==> flow/design.v <==
module AMBA_AXI_ram
#(
	parameter ID_WIDTH = 4,
	parameter ADDR_WIDTH = 8,
	parameter DATA_WIDTH = 16,
	parameter BRESP_WIDTH = 3,
	parameter WR_MEM_DELAY = 0,
	parameter RD_MEM_DELAY = 0
)
(
	clk,
	rst_n,
	s_axi_awvalid,
	s_axi_awready,
	s_axi_awid,
	s_axi_awaddr,
	s_axi_awlen,
	s_axi_awsize,
	s_axi_awburst, 							 
	s_axi_wvalid,
	s_axi_wready,
	s_axi_wdata,
	s_axi_wstrb, 
	s_axi_wlast,
	s_axi_bvalid,
	s_axi_bready,
	s_axi_bid,
	s_axi_bresp,
	s_axi_arvalid,
	s_axi_arready,
	s_axi_arid,
	s_axi_araddr,
	s_axi_arlen,
	s_axi_arsize,
	s_axi_arburst,
	s_axi_rvalid,
	s_axi_rready,
	s_axi_rid,
	s_axi_rdata,
	s_axi_rresp,
	s_axi_rlast
);
parameter STROBE_WIDTH = DATA_WIDTH/8;
parameter W_STATE_IDLE = 2'd0;
parameter W_STATE_BRUST = 2'd1;
parameter W_STATE_RESPON = 2'd2;
parameter R_STATE_IDLE = 1'd0;
parameter R_STATE_BRUST = 1'd1;
parameter MEM_ADDR_SIZE = ADDR_WIDTH - $clog2(STROBE_WIDTH);  
input 								clk, rst_n;
input 								s_axi_awvalid;
output reg 							s_axi_awready;
input [ID_WIDTH - 1 : 0] 			s_axi_awid;
input [ADDR_WIDTH - 1 : 0] 			s_axi_awaddr;
input [7:0] 						s_axi_awlen;
input [2:0] 						s_axi_awsize;
input [1:0] 						s_axi_awburst; 
input 								s_axi_wvalid;
output reg 							s_axi_wready;
input [DATA_WIDTH - 1 : 0] 			s_axi_wdata;
input [STROBE_WIDTH - 1 : 0]		s_axi_wstrb;
input 								s_axi_wlast;
output reg	 						s_axi_bvalid;
input 								s_axi_bready;
output [ID_WIDTH - 1 : 0] 			s_axi_bid;
output [BRESP_WIDTH - 1 : 0] 		s_axi_bresp;
input 								s_axi_arvalid;
output reg							s_axi_arready;
input [ID_WIDTH - 1 : 0] 			s_axi_arid;
input [ADDR_WIDTH - 1 : 0] 			s_axi_araddr;
input [7:0]							s_axi_arlen;
input [2:0]							s_axi_arsize;
input [1:0]							s_axi_arburst;
output reg							s_axi_rvalid;
input 								s_axi_rready;
output [ID_WIDTH - 1 : 0] 			s_axi_rid;
output reg [DATA_WIDTH - 1 : 0]		s_axi_rdata;
output [BRESP_WIDTH - 1 : 0]		s_axi_rresp;
output reg							s_axi_rlast;
integer i;
reg [1:0] W_state, W_next_state;  
reg R_state, R_next_state;
reg [DATA_WIDTH - 1 : 0] mem[(1 << MEM_ADDR_SIZE) - 1 : 0];  
reg [1+$clog2(WR_MEM_DELAY) : 0] wr_mem_delay_cnt;
reg [1+$clog2(RD_MEM_DELAY) : 0] rd_mem_delay_cnt;
wire wr_mem_done, rd_mem_done;
reg [ID_WIDTH - 1 : 0] 			s_axi_awid_reg;
reg [ADDR_WIDTH - 1 : 0] 		s_axi_awaddr_reg;
reg [2:0] 						s_axi_awsize_reg;
reg [1:0] 						s_axi_awburst_reg;
reg [7:0] wdata_index_cnt;
wire [MEM_ADDR_SIZE - 1 : 0] 	awaddr_mem, araddr_mem;
wire wr_data_hand_en, rd_data_hand_en;
reg [ID_WIDTH - 1 : 0] 			s_axi_arid_reg;
reg [ADDR_WIDTH - 1 : 0] 		s_axi_araddr_reg;
reg [2:0] 						s_axi_arsize_reg;
reg [1:0] 						s_axi_arburst_reg;
reg [7:0] rdata_index_cnt;
always@(*)begin
    case(W_state)
        W_STATE_IDLE:begin
			if(s_axi_awvalid && s_axi_awready)
				W_next_state = W_STATE_BRUST;
			else
				W_next_state = W_STATE_IDLE;
        end
        W_STATE_BRUST:begin
			if(wdata_index_cnt > 0 || ~wr_mem_done)
				W_next_state = W_STATE_BRUST;
			else
				W_next_state = W_STATE_RESPON;
        end
        W_STATE_RESPON:begin
            if(s_axi_bready)
				W_next_state = W_STATE_IDLE;
			else
				W_next_state = W_STATE_RESPON;
        end
		  default: W_next_state = W_STATE_IDLE;
    endcase
end
always@(posedge clk, negedge rst_n)begin
    if(~rst_n)begin
        W_state <= W_STATE_IDLE;
    end
    else begin
        W_state <= W_next_state;
    end
end
always@(posedge clk, negedge rst_n)begin
    if(~rst_n)begin
		  s_axi_awid_reg 	<= 0;
		  s_axi_awsize_reg	<= 0;
		  s_axi_awburst_reg	<= 0;
    end
    else begin
		if(W_state == W_STATE_IDLE & s_axi_awvalid & s_axi_awready)begin
			  s_axi_awid_reg 	<= s_axi_awid;
			  s_axi_awsize_reg	<= s_axi_awsize < ($clog2(STROBE_WIDTH)) ? s_axi_awsize : ($clog2(STROBE_WIDTH));
			  s_axi_awburst_reg	<= s_axi_awburst;
		end
    end
end
always@(posedge clk, negedge rst_n)begin
    if(~rst_n)begin
        wdata_index_cnt <= 0;
    end
    else begin
		if(W_state == W_STATE_IDLE && s_axi_awvalid && s_axi_awready)
			wdata_index_cnt <= s_axi_awlen;
		else if(wr_data_hand_en)
			wdata_index_cnt <= wdata_index_cnt - 1;
    end
end
always@(posedge clk, negedge rst_n)begin
    if(~rst_n)begin
        s_axi_awaddr_reg <= 0;
    end
    else begin
        if(W_state == W_STATE_IDLE && s_axi_awvalid && s_axi_awready)
			s_axi_awaddr_reg <= s_axi_awaddr;
		else if(wr_data_hand_en && wdata_index_cnt > 1 && s_axi_awburst_reg != 2'b00)
			s_axi_awaddr_reg <= s_axi_awaddr_reg + (1 << s_axi_awsize_reg);
    end
end
assign awaddr_mem = s_axi_awaddr_reg >> ($clog2(STROBE_WIDTH));
always@(posedge clk, negedge rst_n)begin
    if(~rst_n)begin
        s_axi_awready <= 0;
    end
    else begin
        if(W_state == W_STATE_IDLE)
			s_axi_awready <= 1;
		else
			s_axi_awready <= 0;
    end
end
assign wr_data_hand_en = (W_state == W_STATE_BRUST && s_axi_wready && s_axi_wvalid);
assign wr_mem_done = wr_mem_delay_cnt == WR_MEM_DELAY;
always@(posedge clk, negedge rst_n)begin
    if(~rst_n)begin
        s_axi_wready <= 0;
    end
    else begin
        if (W_state == W_STATE_IDLE && W_next_state == W_STATE_BRUST || W_state == W_STATE_BRUST && W_next_state != W_STATE_RESPON && wr_mem_done)
			s_axi_wready <= 1;
		else
			s_axi_wready <= 0;
    end
end
always@(posedge clk, negedge rst_n)begin
    if(~rst_n)begin
        wr_mem_delay_cnt <= 0;
    end
    else begin
		if(wr_mem_done)
			wr_mem_delay_cnt <= 0; 
		else if(wr_data_hand_en || W_state == W_STATE_BRUST && wr_mem_delay_cnt > 0)
        	wr_mem_delay_cnt <= wr_mem_delay_cnt + 1;
    end
end
always@(posedge clk, negedge rst_n)begin
    if(~rst_n)begin
        s_axi_bvalid <= 0;
    end
    else begin
        if (W_state != W_STATE_RESPON )
			s_axi_bvalid <= 0;
		else
			s_axi_bvalid <= 1;
    end
end
assign s_axi_bid = s_axi_awid_reg;
assign s_axi_bresp = {BRESP_WIDTH{1'b0}};
always@(*)begin
    case(R_state)
        R_STATE_IDLE:begin
			if(s_axi_arvalid && s_axi_arready)
				R_next_state = R_STATE_BRUST;
			else
				R_next_state = R_STATE_IDLE;
        end
        R_STATE_BRUST:begin
			if(rdata_index_cnt > 1 || ~rd_mem_done)
				R_next_state = R_STATE_BRUST;
			else
				R_next_state = R_STATE_IDLE;
        end
		default: R_next_state = R_STATE_IDLE;
    endcase
end
always@(posedge clk, negedge rst_n)begin
    if(~rst_n)begin
        R_state <= R_STATE_IDLE;
    end
    else begin
        R_state <= R_next_state;
    end
end
always@(posedge clk, negedge rst_n)begin
    if(~rst_n)begin
		  s_axi_arid_reg 	<= 0;
		  s_axi_arsize_reg	<= 0;
		  s_axi_arburst_reg	<= 0;
    end
    else begin
		if(R_state == R_STATE_IDLE & s_axi_arvalid & s_axi_arready)begin
			  s_axi_arid_reg 	<= s_axi_arid;
			  s_axi_arsize_reg	<= s_axi_arsize < ($clog2(STROBE_WIDTH)) ? s_axi_arsize : ($clog2(STROBE_WIDTH));
			  s_axi_arburst_reg	<= s_axi_arburst;
		end
    end
end
always@(posedge clk, negedge rst_n)begin
    if(~rst_n)begin
        rdata_index_cnt <= 0;
    end
    else begin
		if(R_state == R_STATE_IDLE && s_axi_arvalid && s_axi_arready)
			rdata_index_cnt <= s_axi_arlen;
		else if(rd_data_hand_en && rd_mem_done)
			rdata_index_cnt <= rdata_index_cnt - 1;
    end
end
always@(posedge clk, negedge rst_n)begin
    if(~rst_n)begin
        s_axi_araddr_reg <= 0;
    end
    else begin
        if(R_state == R_STATE_IDLE && s_axi_arvalid && s_axi_arready)
			s_axi_araddr_reg <= s_axi_araddr;
		else if(rd_data_hand_en && rd_mem_done && s_axi_arburst_reg != 2'b00)
			s_axi_araddr_reg <= s_axi_araddr_reg + (1 << s_axi_arsize_reg);
    end
end
assign araddr_mem = s_axi_araddr_reg >> ($clog2(STROBE_WIDTH));
always@(posedge clk, negedge rst_n)begin
    if(~rst_n)begin
        s_axi_arready <= 0;
    end
    else begin
        if(R_state == R_STATE_IDLE)
			s_axi_arready <= 1;
		else
			s_axi_arready <= 0;
    end
end
assign rd_data_hand_en = (R_state == R_STATE_BRUST && s_axi_rready);
assign rd_mem_done = rd_mem_delay_cnt == RD_MEM_DELAY;
always@(posedge clk, negedge rst_n)begin
    if(~rst_n)begin
        s_axi_rvalid <= 0;
    end
    else begin
        if (R_state == R_STATE_BRUST && rd_mem_done)
			s_axi_rvalid <= 1;
		else
			s_axi_rvalid <= 0;
    end
end
always@(posedge clk, negedge rst_n)begin
    if(~rst_n)begin
        rd_mem_delay_cnt <= 0;
    end
    else begin
		if(rd_mem_done)
			rd_mem_delay_cnt <= 0; 
		else if(rd_data_hand_en || R_state == R_STATE_BRUST && rd_mem_delay_cnt > 0)
        	rd_mem_delay_cnt <= rd_mem_delay_cnt + 1;
    end
end
assign s_axi_rid = s_axi_arid_reg;
assign s_axi_rresp = {BRESP_WIDTH{1'b0}};
always@(posedge clk, negedge rst_n)begin
    if(~rst_n)begin
        s_axi_rdata <= 0;
    end
    else begin
		if(rd_data_hand_en && rd_mem_done)
        	s_axi_rdata <= mem[araddr_mem];
    end
end
always@(posedge clk, negedge rst_n)begin
    if(~rst_n)begin
        s_axi_rlast <= 0;
    end
    else begin
		if(rdata_index_cnt == 1 && rd_mem_done)
        	s_axi_rlast <= 1;
		else
			s_axi_rlast <= 0;
    end
end
always@(posedge clk, negedge rst_n)begin
    if(~rst_n)begin
        for	(i=0; i<(1 << MEM_ADDR_SIZE);i=i+1)
			mem[i] <= 0;
    end
    else begin
        for(i=0; i<STROBE_WIDTH; i=i+1)begin
			if(wr_data_hand_en & s_axi_wstrb[i])
				mem[awaddr_mem][8*(i+1)-1 -: 8] <= s_axi_wdata[8*(i+1)-1 -: 8];
		end
    end
end
endmodule 
# == Step by step through the tools: AMBA_AXI_ram ==
# The steps from the RTL of AMBA_AXI_ram to its reports follow in flow order.
# Lines are those of the file above, counted from 1.
# Operators: Yosys type, input widths -> output width; for muxes data width and select width s.
# Library cell names are shortened.
# Not given: -
# setup
top_module,AMBA_AXI_ram
clock,clk
lib,sky130hd
corner,tt_025C_1v80

# == After elaboration ==
# Source: Yosys, flattened and elaborated. Widths are those after wreduce. Registers that Yosys merges into a memory's read port (data or address) are not register bits. Print and check cells do not count. Equal cells are merged and count once.
# bits
reg_bits,2127
word_cells,883
clocked_rd_ports_x_width,0
rom_bits,0
in_bits,76
ram_bits,0
mem_count,0
latchBits,0
# classes
n_cmp,7
n_reduce_logical,294
n_mul,0
n_logic,9
equal,260
mux,28
shifts,2
n_addsub,6
div,0
# ops
cell,n
$pmux 16 s128,1
$eq 7x7->1 const B,128
$reduce_and 2->1,256
$eq 7x6->1 const B,64
$eq 7x5->1 const B,32
$eq 7x4->1 const B,16
$mux 8,8
$eq 7x3->1 const B,8
$eq 7x2->1 const B,4
$gt 8x1->1 const B,3
$logic_and 1x1->1,20
$shl 1x3->8 const A,2
$reduce_bool 2->1,8
$sub 8x1->8 const B,2
$add 8x8->8,2
$eq 7x1->1 const B,2
$logic_not 7->1,2
$mux 2,6
$mux 1,9
$eq 8x1->1 const B,1
$and 1x1->1,6
$logic_not 2->1,3
$lt 3x1->1 const B,2
$pmux 2 s3,1
$mux 3,2
$logic_or 1x1->1,5
$add 2x1->2 const B,2
$gt 2x1->1 const B,2
# Not listed: further kinds 5, cells in them 9.

# == Longest topological paths ==
# Longest topological path by Yosys (ltp), each cell counted once; first at word level (registers and memories cut), then after technology mapping (sequential cells cut; the memories' decode and read muxes count).
# depth
word_depth,10
ABC_AREA,0
ltp_mapped,13
mapped_depth_nobuf,11

# == Netlist ==
# Yosys stat after the flow's synthesis: flattened, memories mapped to cells. It holds for the ABC_AREA given above (unset counts as 0); a run with the other value may have another netlist.
# mapped
cell_count,7223
sequential_area_um2,53252.3
area_um2,94778.4
ffs,2128
# by_type
type,n,type_area_um2
dfrtp_1,2127,5.32E+04
mux2_2,2070,2.33E+04
a22oi_1,554,4.16E+03
nand2_1,430,1.61E+03
clkbuf_1,402,1.51E+03
a32oi_1,103,902.115
a22o_1,90,788.256
nor2_1,199,746.966
o22ai_1,113,706.928
a222oi_1,62,620.595
a221oi_1,56,490.47
nand3_1,97,485.466
nand4_1,76,475.456
buf_2,94,470.451
a21oi_1,83,415.398
nor3_1,68,340.326
o21ai_0,67,335.322
nor4_1,47,294.032
# Other cell types: 64; their cells: 485.

# == Worst setup path after synthesis ==
# OpenSTA on the mapped netlist: ideal clock, no wires. The path of least setup slack (recovery checks aside). Input and output delay are each 20% of the period. Register names are those of the netlist, which keeps one name where synthesis merged equal registers.
# synth_timing
path_kind,input to register
startpoint,input port s_axi_wvalid
endpoint,register mem[32][0]
setup_time_ps,125
path_buffers,2
input_delay_ps,1100
clock_period_ps,5500
path_stages,7
slack_ps,2511
path_delay_ps,1890
t_first_pin_ps,1100
arrival_time_ps,2865
period_less_setup_slack_ps,2989
# "path_delay_ps" is the arrival time less input delay plus setup time.
# "path_stages" counts driving pins, that of a launching flip-flop among them; a cell with two outputs on the path counts twice.
# "period_less_setup_slack_ps" = period - worst setup slack (recovery checks aside). The figure is calculated, with input and output delays left at 20% of the set period.
# The rows between start and end are the longest chain of elaborated cells between them; the timing report does not say that the signal goes this way. Where chains are equally long, one stands for them.
# Each line given opens the expression or statement behind the cell; cells for indexed reads and writes are added by Yosys, which also makes memories of some case tables.
# synth_via
path_cell_list,and3_1 > clkbuf_1 > nand3_1 > nor3_1 > clkbuf_1 > nand2_1 > mux2_2
elab_chain_cells,3
cells_between,3
# synth_rtl
item,line,source
start: declaration,58,input s_axi_wvalid;
$logic_and 1x1->1,178,assign wr_data_hand_en = (W_state == W_STATE_BRUST && s_axi_wready && s_axi_wvalid);
$and 1x1->1,341,if(wr_data_hand_en & s_axi_wstrb[i])
$reduce_and 2->1,-,
end: assignment,337,mem[i] <= 0;
end: assignment,342,mem[awaddr_mem][8*(i+1)-1 -: 8] <= s_axi_wdata[8*(i+1)-1 -: 8];
end: declaration,83,reg [DATA_WIDTH - 1 : 0] mem[(1 << MEM_ADDR_SIZE) - 1 : 0];

# == Worst path after layout ==
# Path of least setup slack in the final report of flow run 2 (OpenROAD, finished layout, wires in). Where an end is a register, its clock arrival counts in the times.
# The path's times are printed in steps of 10 ps; the period is the one set.
# layout_timing
path_kind,register to register
startpoint,register s_axi_araddr_reg[2]
endpoint,register s_axi_rdata[1]
arrival_time_ps,6160
clock_period_ps,8740
path_stages,11
setup_time_ps,170
t_first_pin_ps,870
path_buffers,3
slack_ps,3300
# The rows between start and end are the longest chain of elaborated cells between them; the timing report does not say that the signal goes this way. Where chains are equally long, one stands for them.
# At most two assigning lines are given for a register; there are more.
# layout_via
path_cell_list,dfrtp_2 > buf_4 > nand4bb_2 > buf_4 > nor2_1 > buf_4 > a22o_1 > nor3_1 > nand4_1 > nor4_1 > a31oi_1
elab_chain_cells,2
cells_between,129
# layout_rtl
item,line,source
start: declaration,95,reg [ADDR_WIDTH - 1 : 0] s_axi_araddr_reg;
start: assignment,271,s_axi_araddr_reg <= s_axi_araddr;
start: assignment,273,s_axi_araddr_reg <= s_axi_araddr_reg + (1 << s_axi_arsize_reg);
$eq 7x7->1,320,s_axi_rdata <= mem[araddr_mem];
$pmux 16 s128,320,
end: assignment,316,s_axi_rdata <= 0;
end: assignment,320,
end: declaration,77,output reg [DATA_WIDTH - 1 : 0] s_axi_rdata;

Below are 3 stored runs of the flow (Yosys, OpenROAD; platform sky130hd) on AMBA_AXI_ram, each with its settings and what was measured, unordered. Constraints: input delay and output delay 20% of the set period each, output load 0.01 pF.
"achieved_clock_period_ps" = clock period - worst setup slack. The figure is calculated, with input and output delays left at 20% of the set period.
"worst_path_ps": the worst setup path's part of the clock period (all of it between registers, 20% less for each end at a port) less its slack. A launch clock that arrives late makes it longer, a capture clock that arrives late makes it shorter.
"power_total_uw" rests on the timing tool's default activity at the inputs, not on a simulated workload.
"worst_path_ps" is known to 10 ps.

Flow run 1, flow files:
==> flow/run.sh <==
#!/bin/bash
# the make line also repeats the synthesis and layout settings of config.mk as NAME=value (left out here)
make -C /OpenROAD-flow-scripts/flow DESIGN_CONFIG=/design/flow/config.mk WORK_HOME=/design/flow/orfs CLKGATE_MAP_FILE= finish
==> flow/config.mk <==
export PLATFORM = sky130hd
export DESIGN_NAME = AMBA_AXI_ram
export DESIGN_NICKNAME = AMBA_AXI_ram
export VERILOG_FILES = /design/flow/design.v
export SDC_FILE = /design/flow/constraint.sdc
export NUM_CORES = 4
export LEC_CHECK = 0
export CAP_MARGIN = 20
export CELL_PAD_IN_SITES_DETAIL_PLACEMENT = 2
export CELL_PAD_IN_SITES_GLOBAL_PLACEMENT = 2
export CORE_ASPECT_RATIO = 0.81
export CORE_MARGIN = 5
export CORE_UTILIZATION = 40
export GPL_ROUTABILITY_DRIVEN = 0
export GPL_TIMING_DRIVEN = 1
export MAX_ROUTING_LAYER = met5
export MIN_ROUTING_LAYER = met2
export SLEW_MARGIN = 20
export TNS_END_PERCENT = 80
==> flow/constraint.sdc <==
create_clock -name core_clock -period 6.16 [get_ports {clk}]
set_input_delay 1.2320 -clock core_clock [delete_from_list [all_inputs] [get_ports {clk}]]
set_output_delay 1.2320 -clock core_clock [all_outputs]
set_load 0.01 [all_outputs]

Flow run 1: did not finish, routing stopped with GRT-0116

Flow run 2, flow files:
==> flow/run.sh <==
#!/bin/bash
# the make line also repeats the synthesis and layout settings of config.mk as NAME=value (left out here)
make -C /OpenROAD-flow-scripts/flow DESIGN_CONFIG=/design/flow/config.mk WORK_HOME=/design/flow/orfs CLKGATE_MAP_FILE= finish
==> flow/config.mk <==
export PLATFORM = sky130hd
export DESIGN_NAME = AMBA_AXI_ram
export DESIGN_NICKNAME = AMBA_AXI_ram
export VERILOG_FILES = /design/flow/design.v
export SDC_FILE = /design/flow/constraint.sdc
export NUM_CORES = 4
export LEC_CHECK = 0
export CAP_MARGIN = 15
export CELL_PAD_IN_SITES_GLOBAL_PLACEMENT = 3
export CORE_MARGIN = 7
export CORE_UTILIZATION = 30
export CTS_CLUSTER_DIAMETER = 208
export CTS_CLUSTER_SIZE = 14
export PLACE_DENSITY_LB_ADDON = 0.19
export SLEW_MARGIN = 20
==> flow/constraint.sdc <==
create_clock -name core_clock -period 8.74 [get_ports {clk}]
set_input_delay 1.7480 -clock core_clock [delete_from_list [all_inputs] [get_ports {clk}]]
set_output_delay 1.7480 -clock core_clock [all_outputs]
set_load 0.01 [all_outputs]

==> results of flow run 2, as CSV <==
result,value
yosys.chip_area_um2,94778.4
fin_hold_ws_ps,435
die_um2,331862.0
achieved_clock_period_ps,5436
worst_path_ps,5440
critical_path_type,"register to register"
setupTns_ps,0
power_total_uw,24782
stdcell_area_um2,107071.0
timing.setup.ws_ps,3304
fin_util_pct,34.0

Flow run 3, flow files:
==> flow/run.sh <==
#!/bin/bash
# the make line also repeats the synthesis and layout settings of config.mk as NAME=value (left out here)
make -C /OpenROAD-flow-scripts/flow DESIGN_CONFIG=/design/flow/config.mk WORK_HOME=/design/flow/orfs CLKGATE_MAP_FILE= finish
==> flow/config.mk <==
export PLATFORM = sky130hd
export DESIGN_NAME = AMBA_AXI_ram
export DESIGN_NICKNAME = AMBA_AXI_ram
export VERILOG_FILES = /design/flow/design.v
export SDC_FILE = /design/flow/constraint.sdc
export NUM_CORES = 4
export LEC_CHECK = 0
export CAP_MARGIN = 20
export CELL_PAD_IN_SITES_DETAIL_PLACEMENT = 2
export CELL_PAD_IN_SITES_GLOBAL_PLACEMENT = 2
export CORE_ASPECT_RATIO = 0.81
export CORE_MARGIN = 2
export CORE_UTILIZATION = 40
export GPL_TIMING_DRIVEN = 0
export HOLD_SLACK_MARGIN = -0.04
export MAX_ROUTING_LAYER = met4
export MIN_ROUTING_LAYER = met2
export SETUP_SLACK_MARGIN = 1.2
export SLEW_MARGIN = 20
export TNS_END_PERCENT = 80
==> flow/constraint.sdc <==
create_clock -name core_clock -period 6.16 [get_ports {clk}]
set_input_delay 1.2320 -clock core_clock [delete_from_list [all_inputs] [get_ports {clk}]]
set_output_delay 1.2320 -clock core_clock [all_outputs]
set_load 0.01 [all_outputs]

Flow run 3: did not finish, routing stopped with GRT-0116
